==> flow/design.v <==
module bit32_2to1mux(out,sel,in1,in2);
input [31:0] in1,in2;
output [31:0] out;
input sel;
assign out = sel ? in2 : in1;
endmodule
module bit32AND (out,in1,in2);
input [31:0] in1,in2;
output [31:0] out;
assign {out}=in1 &in2;
endmodule
module bit32OR (out,in1,in2);
input [31:0] in1,in2;
output [31:0] out;
assign {out}=in1 | in2;
endmodule
module FA_dataflow (Cout, Sum,In1,In2,Cin);
input[31:0] In1,In2;
input Cin;
output Cout;
output[31:0] Sum;
assign {Cout,Sum}=In1+In2+Cin;
endmodule
module bit32_3to1_mux(out,sel,in1,in2,in3);
    input [31:0] in1, in2, in3;
    output [31:0] out;
    input [1:0] sel;
    wire[31:0] out1;
    bit32_2to1mux mux1(out1,sel[0],in1,in2);
    bit32_2to1mux mux2(out,sel[1],out1,in3);
endmodule
module ALU(in1, in2,binvert,carryin,op,result,carryout);
    input [31:0] in1,in2;
    output [31:0] result;
    input [1:0] op;
    input carryin;
    input binvert;
    output carryout;
    wire [31:0] andresult,orresult,sum,
    binvertresult;
    wire[31:0] b_inv;
    assign b_inv = ~in2;    
    bit32_2to1mux mux1(binvertresult,
    binvert,in2,b_inv);
    bit32AND ander(andresult,in1,binvertresult);
    bit32OR orer(orresult,in1,binvertresult);
    FA_dataflow adde(carryout,sum,in1,binvertresult,
    carryin);
    bit32_3to1_mux mux2(result,op,andresult,
    orresult,sum);
endmodule
module alu_control(o0,o1,o2,op, ALUOp1, ALUOp0);
    output o0,o1,o2;
    input [5:0] op;
    input ALUOp1, ALUOp0;
    assign o2 = ALUOp0 | (ALUOp1 & op[1]);
    assign o1 = (~ALUOp1) | (~op[2]);
    assign o0 = ALUOp1 & (op[3] | op[0]);
endmodule
module ANDarray (RegDst,ALUSrc, MemtoReg, RegWrite, MemRead, MemWrite,Branch,ALUOp0,ALUOp1,Op);
input [5:0] Op;
output RegDst,ALUSrc,MemtoReg, RegWrite, MemRead, MemWrite,Branch,ALUOp0,ALUOp1;
wire Rformat, lw,sw,beq,addi;
assign Rformat= (~Op[0])& (~Op[1])& (~Op[2])& (~Op[3])& (~Op[4])& (~Op[5]);
assign lw = (Op[5]) & (~Op[4]) & (~Op[3]) & (~Op[2]) & (Op[1]) & (Op[0]);
assign sw = (Op[5]) & (~Op[4]) & (Op[3]) & (~Op[2]) & (Op[1]) & (Op[0]);
assign beq = (~Op[5]) & (~Op[4]) & (~Op[3]) & (Op[2]) & (~Op[1]) & (~Op[0]);
assign addi = (~Op[5]) & (~Op[4]) & (Op[3]) & (~Op[2]) & (~Op[1]) & (~Op[0]);
assign RegDst=Rformat;
assign ALUSrc = lw | sw | addi;
assign MemtoReg = lw;
assign RegWrite = Rformat | lw | addi;
assign MemRead = lw;
assign MemWrite = sw;
assign Branch = beq;
assign ALUOp1 = Rformat;
assign ALUOp0 = beq;
endmodule
module sign_extender(outp, inp);
output[31:0] outp;
input[15:0] inp;
assign outp = (inp[15]==1)? {16'hFFFF,inp} : {16'h0000,inp};
endmodule
module RegFile32(clk,reset,ReadReg1,ReadReg2,WriteData,WriteReg,RegWrite,ReadData1,ReadData2); 
input clk, reset, RegWrite;
input[31:0] WriteData;
output[31:0] ReadData1, ReadData2;
input[4:0] ReadReg1, ReadReg2, WriteReg;
reg[1023:0] registers;
always @ (posedge clk or negedge reset)
begin
if (!reset)
registers <= 1024'b00;
else if (RegWrite)
registers[WriteReg*32 +: 32] <= WriteData;
end
assign ReadData1 = registers[ReadReg1*32 +: 32];
assign ReadData2 = registers[ReadReg2*32 +: 32];
endmodule
module data_memory(clk,Address,WriteData,MemWrite,ReadData); 
input clk, MemWrite;
input[31:0] WriteData;
output[31:0] ReadData;
input[4:0] Address;
reg[1023:0] registers;
always @ (posedge clk)
begin
if (MemWrite)
registers[Address*32 +: 32] <= WriteData;
end
assign ReadData = registers[Address*32 +: 32];
endmodule
module SCDDataPath(ALUout, instr, reset, clk);
output[31:0] ALUout;
input clk, reset;
input[31:0] instr;
wire[31:0] ReadMemData,in1,in2,aluresult,signextended,instruction, ReadData1, ReadData2, WriteData;
wire RegDst, ALUSrc, MemtoReg, RegWrite, MemRead, MemWrite, Branch, ALUOp0, ALUOp1, ALUOp2;
wire o0, o1, o2, carryout;
wire[4:0] WriteReg;
assign instruction = instr;
ANDarray control_unit(RegDst,ALUSrc, MemtoReg, RegWrite, MemRead, MemWrite,Branch,ALUOp0,ALUOp1,instruction[31:26]);
assign WriteReg = (RegDst==1)? instruction[15:11] : instruction[20:16];
RegFile32 register_file(clk,reset,instruction[25:21],instruction[20:16],WriteData,WriteReg,RegWrite,ReadData1,ReadData2);
sign_extender sign_extend(signextended, instruction[15:0]);
bit32_2to1mux alu_src_mux(in2,ALUSrc,ReadData2,signextended);
alu_control alu_con_instancce(o0,o1,o2,instruction[5:0], ALUOp1, ALUOp0);
ALU alu_instance(ReadData1,in2,o2,o2,{o1,o0},ALUout,carryout);
data_memory data_mem_instance(clk,ALUout[4:0],ReadData2,MemWrite,ReadMemData);
bit32_2to1mux data_mem_mux(WriteData,MemtoReg,ALUout,ReadMemData);
endmodule
# ---- From RTL to reports: SCDDataPath
# The steps from the RTL of SCDDataPath to its reports follow in flow order.
# Line numbers count from 1 in the design file above.
# Operators carry their Yosys type and port widths (W data, S select, Z words).
# Library cell names are shortened.
# The mark - stands for no value.
dict set report inputs {
  top_module {SCDDataPath}
  clk_port {clk}
  library {sky130hd}
  pvt_corner {tt_025C_1v80}
}

# ---- Word-level counts
# Source: Yosys, flattened and elaborated, memories not mapped. Widths are those after wreduce; folded enables and synchronous resets count as part of the registers. Registers that Yosys merges into a memory's read port (data or address) are not register bits. Print and check cells do not count. Equal cells are merged and count once.
dict set report op_classes {
  add_sub_neg 4
  shifts 7
  n_mux 7
  logic 49
}
# op n
set op_table {}
lappend op_table {{$shiftx A1024 B11 Y32} 3}
lappend op_table {{$and A1024 B1024 Y1024} 2}
lappend op_table {{$or A1024 B1024 Y1024} 2}
lappend op_table {{$not A1024 Y1024} 2}
lappend op_table {{$shift A32 B33 Y1024} 2}
lappend op_table {{$shift A32 B33 Y1024 const A} 2}
lappend op_table {{$mux W32} 6}
lappend op_table {{$neg A10 Y33} 2}
lappend op_table {{$add A32 B1 Y32} 1}
lappend op_table {{$add A32 B32 Y32} 1}
lappend op_table {{$and A32 B32 Y32} 1}
lappend op_table {{$or A32 B32 Y32} 1}
lappend op_table {{$not A32 Y32} 1}
lappend op_table {{$and A1 B1 Y1} 25}
lappend op_table {{$not A1 Y1} 8}
lappend op_table {{$or A1 B1 Y1} 7}
lappend op_table {{$mux W5} 1}
dict set report word_totals {
  ff_bits 2048
  input_bits 34
  output_inout_bits 32
}

# ---- Logic depth
# Depth = most cells in a row (Yosys ltp): at word level without a register or memory, in the mapped netlist without a sequential cell, where the memories' decode and read muxes count.
dict set report logic_depth {
  ltp_word 19
  abc_area 0
  mapped_depth 33
  ltp_nobuf 23
}

# ---- Synthesis result
# Source: synth_stat.txt of the flow (Yosys; design flattened, memories mapped). It holds for the ABC_AREA given above (unset counts as 0); a run with the other value may have another netlist.
# The area totals of this step are shown rounded.
dict set report synth_totals {
  mapped_cells 7818
  area_um2 112000
  sequential_area_um2 56400
  flip_flops 2048
}
# type n area_total_um2
set by_type {}
lappend by_type {edfxtp_1 1024 3.07E+04}
lappend by_type {dfrtp_1 1024 2.56E+04}
lappend by_type {mux4_2 876 1.97E+04}
lappend by_type {mux2_2 1378 1.55E+04}
lappend by_type {o21ai_0 578 2.89E+03}
lappend by_type {nand2_1 724 2.72E+03}
lappend by_type {clkbuf_1 537 2.02E+03}
lappend by_type {mux2i_1 168 1.68E+03}
lappend by_type {o221ai_1 131 1147.35}
lappend by_type {a22oi_1 140 1.05E+03}
lappend by_type {ha_1 69 863.328}
lappend by_type {buf_2 152 760.73}
lappend by_type {mux2_1 65 731.952}
lappend by_type {nor2_1 127 476.707}
lappend by_type {a211oi_1 61 457.939}
lappend by_type {o211ai_1 52 390.374}
lappend by_type {xnor2_1 42 367.853}
lappend by_type {inv_1 89 334.07}
# Not listed: further types 76, cells in them 581.
# By module: a second synthesis without flattening, with its own total; a netlist apart from the flattened one above.
dict set report unflattened {
  cells_unflattened 8811
  hier_area_um2 114000
}
# Rows give one instance, submodules left out.
# mod instances n_cells area_um2
set modules {}
lappend modules {RegFile32 1 4629 55700}
lappend modules {data_memory 1 3594 52600}
lappend modules {bit32_2to1mux 5 36 544}
lappend modules {FA_dataflow 1 259 1850}
lappend modules {sign_extender 1 32 240}
lappend modules {bit32AND 1 32 200}
lappend modules {bit32OR 1 32 200}
lappend modules {ALU 1 32 120}
lappend modules {ANDarray 1 13 96.3}
lappend modules {SCDDataPath 1 5 56.3}
lappend modules {alu_control 1 3 18.8}
lappend modules {bit32_3to1_mux 1 0 0.0}

# ---- Worst setup path after synthesis
# Path of least setup slack by OpenSTA after synthesis, without wires, with an ideal clock, recovery checks aside; 20% of the period is set as input and as output delay. Where synthesis merged equal registers, the netlist keeps one of their names.
dict set report synth_path {
  path_type {input -> register}
  from {input port instr[30]}
  to {register data_mem_instance.registers[0]}
  period_ns 10.5
  setup_time_ns 4.916
  launch_ns 2.100
  arrival_time_ns 98.170
  t_required_ns 5.584
  path_slack_ns -92.586
  delay_ns 100.986
  path_stages 2
  n_path_buf 1
  period_less_setup_slack_ns 103.086
}
# "delay_ns" = arrival - input delay + setup time.
# "path_stages" counts driving pins, that of a launching flip-flop among them; a cell with two outputs on the path counts twice.
# "period_less_setup_slack_ns" = period - worst setup slack (recovery checks aside). The figure is calculated, with input and output delays left at 20% of the set period.
# Between the ends stands the longest chain of elaborated cells between them, by number of cells; it is not shown to be the way that was timed. Of several equally long chains one is given.
# A line is the first line of the expression or statement that the cell stems from. Yosys adds cells for indexed reads and writes and turns some case tables into memories.
# Lines with a computed index may be missing from the assigning lines.
# The path ends at the enable pin of a flip-flop; only ways to that pin are counted.
dict set report synth_between {
  path_cell_list {clkbuf_1 -> nor4_1}
  elab_chain_len 6
  cone_cells 6
  cone_classes {6 x logic}
}
# element line_no
set synth_rtl {}
lappend synth_rtl {{start, declared} 116} ;# input[31:0] instr;
lappend synth_rtl {{$not A1 Y1} 66} ;# assign sw = (Op[5]) & (~Op[4]) & (Op[3]) & (~Op[2]) & (Op[1]) & (Op[0]);
lappend synth_rtl {{$and A1 B1 Y1 (5 in a row)} 66}
lappend synth_rtl {{end, declared} 105} ;# reg[1023:0] registers;

# ---- Worst path after layout
# From the final timing report of flow run A: the path of least setup slack in the routed layout; clock arrival at registers is part of the times.
dict set report layout_path {
  path_type {input -> output}
  from {input port instr[16]}
  to {output port ALUout[28]}
  period_ns 10.5
  launch_ns 2.10
  arrival_time_ns 8.57
  t_required_ns 8.40
  path_slack_ns -0.17
  path_stages 20
  n_path_buf 5
}
# Between the ends stands the longest chain of elaborated cells between them, by number of cells; it is not shown to be the way that was timed. Of several equally long chains one is given.
dict set report layout_between {
  path_cell_list {buf_16 -> buf_12 -> mux4_2 -> mux4_2 -> mux2_2 -> mux2i_1 -> xnor2_1 -> ha_1 -> a21o_1 -> a21o_1 -> a21o_1 -> a41oi_1 -> o21ai_0 -> a221oi_2 -> buf_4 -> a211oi_2 -> o21a_1 -> o31ai_1 -> buf_4 -> clkdlybuf4s50_1}
  elab_chain_len 7
  cone_cells 10
  cone_classes {2 x add/sub; 1 x shift; 4 x mux; 3 x logic}
}
# element line_no
set layout_rtl {}
lappend layout_rtl {{start, declared} 116} ;# input[31:0] instr;
lappend layout_rtl {{$shiftx A1024 B11 Y32} 98} ;# assign ReadData2 = registers[ReadReg2*32 +: 32];
lappend layout_rtl {{$mux W32} 5} ;# assign out = sel ? in2 : in1;
lappend layout_rtl {{$not A32 Y32} 42} ;# assign b_inv = ~in2;
lappend layout_rtl {{$mux W32} 5}
lappend layout_rtl {{$add A32 B32 Y32} 22} ;# assign {Cout,Sum}=In1+In2+Cin;
lappend layout_rtl {{$add A32 B1 Y32} 22}
lappend layout_rtl {{$mux W32} 5}
lappend layout_rtl {{end, declared} 114} ;# output[31:0] ALUout;

Subject: flow runs of SCDDataPath

Hi,

SCDDataPath through Yosys and OpenROAD on sky130hd: 4 stored runs, unordered, with their settings and measured results. The constraints put input and output delay at 20% of the set period each and load the outputs with 0.01 pF.
The results are shown rounded.

[flow] flow run A: files
==> flow/run.sh <==
#!/bin/bash
# the make line also repeats the synthesis and layout settings of config.mk as NAME=value (left out here)
make -C /OpenROAD-flow-scripts/flow DESIGN_CONFIG=/design/flow/config.mk WORK_HOME=/design/flow/orfs CLKGATE_MAP_FILE= finish
==> flow/config.mk <==
export PLATFORM = sky130hd
export DESIGN_NAME = SCDDataPath
export DESIGN_NICKNAME = SCDDataPath
export VERILOG_FILES = /design/flow/design.v
export SDC_FILE = /design/flow/constraint.sdc
export NUM_CORES = 4
export LEC_CHECK = 0
export CAP_MARGIN = 20
export CELL_PAD_IN_SITES_DETAIL_PLACEMENT = 2
export CORE_MARGIN = 2
export CORE_UTILIZATION = 40
export CTS_CLUSTER_DIAMETER = 271
export GPL_ROUTABILITY_DRIVEN = 0
export SLEW_MARGIN = 20
==> flow/constraint.sdc <==
create_clock -name core_clock -period 10.5 [get_ports {clk}]
set_input_delay 2.1000 -clock core_clock [delete_from_list [all_inputs] [get_ports {clk}]]
set_output_delay 2.1000 -clock core_clock [all_outputs]
set_load 0.01 [all_outputs]

[flow] flow run A: metrics
[metrics] layout_utilization_frac = 0.45
[metrics] yosys_chip_area_um2 = 112000
[metrics] ws_setup_ns = -0.168
[metrics] design.die.area_um2 = 283000
[metrics] finish.stdcell_area_um2 = 125000

[flow] flow run B: files
==> flow/run.sh <==
#!/bin/bash
# the make line also repeats the synthesis and layout settings of config.mk as NAME=value (left out here)
make -C /OpenROAD-flow-scripts/flow DESIGN_CONFIG=/design/flow/config.mk WORK_HOME=/design/flow/orfs CLKGATE_MAP_FILE= finish
==> flow/config.mk <==
export PLATFORM = sky130hd
export DESIGN_NAME = SCDDataPath
export DESIGN_NICKNAME = SCDDataPath
export VERILOG_FILES = /design/flow/design.v
export SDC_FILE = /design/flow/constraint.sdc
export NUM_CORES = 4
export LEC_CHECK = 0
export CAP_MARGIN = 20
export CORE_MARGIN = 2
export CORE_UTILIZATION = 40
export SLEW_MARGIN = 20
==> flow/constraint.sdc <==
create_clock -name core_clock -period 10.5 [get_ports {clk}]
set_input_delay 2.1000 -clock core_clock [delete_from_list [all_inputs] [get_ports {clk}]]
set_output_delay 2.1000 -clock core_clock [all_outputs]
set_load 0.01 [all_outputs]

[flow] flow run B: metrics
[metrics] layout_utilization_frac = 0.45
[metrics] yosys_chip_area_um2 = 112000
[metrics] ws_setup_ns = 0.214
[metrics] design.die.area_um2 = 283000
[metrics] finish.stdcell_area_um2 = 125000

[flow] flow run C: files
==> flow/run.sh <==
#!/bin/bash
# the make line also repeats the synthesis and layout settings of config.mk as NAME=value (left out here)
make -C /OpenROAD-flow-scripts/flow DESIGN_CONFIG=/design/flow/config.mk WORK_HOME=/design/flow/orfs CLKGATE_MAP_FILE= finish
==> flow/config.mk <==
export PLATFORM = sky130hd
export DESIGN_NAME = SCDDataPath
export DESIGN_NICKNAME = SCDDataPath
export VERILOG_FILES = /design/flow/design.v
export SDC_FILE = /design/flow/constraint.sdc
export NUM_CORES = 4
export LEC_CHECK = 0
export ABC_AREA = 1
export CAP_MARGIN = 20
export CORE_MARGIN = 7
export CORE_UTILIZATION = 40
export GPL_ROUTABILITY_DRIVEN = 0
export GPL_TIMING_DRIVEN = 0
export MAX_ROUTING_LAYER = met4
export MIN_ROUTING_LAYER = met1
export PLACE_DENSITY_LB_ADDON = 0.25
export SLEW_MARGIN = 20
==> flow/constraint.sdc <==
create_clock -name core_clock -period 10.5 [get_ports {clk}]
set_input_delay 2.1000 -clock core_clock [delete_from_list [all_inputs] [get_ports {clk}]]
set_output_delay 2.1000 -clock core_clock [all_outputs]
set_load 0.01 [all_outputs]

[flow] flow run C: not finished: routing ended with error GRT-0116

[flow] flow run D: files
==> flow/run.sh <==
#!/bin/bash
# the make line also repeats the synthesis and layout settings of config.mk as NAME=value (left out here)
make -C /OpenROAD-flow-scripts/flow DESIGN_CONFIG=/design/flow/config.mk WORK_HOME=/design/flow/orfs CLKGATE_MAP_FILE= finish
==> flow/config.mk <==
export PLATFORM = sky130hd
export DESIGN_NAME = SCDDataPath
export DESIGN_NICKNAME = SCDDataPath
export VERILOG_FILES = /design/flow/design.v
export SDC_FILE = /design/flow/constraint.sdc
export NUM_CORES = 4
export LEC_CHECK = 0
export CAP_MARGIN = 20
export CORE_MARGIN = 2
export CORE_UTILIZATION = 40
export SETUP_SLACK_MARGIN = 2.81
export SLEW_MARGIN = 20
==> flow/constraint.sdc <==
create_clock -name core_clock -period 10.3 [get_ports {clk}]
set_input_delay 2.0600 -clock core_clock [delete_from_list [all_inputs] [get_ports {clk}]]
set_output_delay 2.0600 -clock core_clock [all_outputs]
set_load 0.01 [all_outputs]

[flow] flow run D: metrics
[metrics] layout_utilization_frac = 0.465
[metrics] yosys_chip_area_um2 = 112000
[metrics] ws_setup_ns = 1.26
[metrics] design.die.area_um2 = 283000
[metrics] finish.stdcell_area_um2 = 129000

Regards
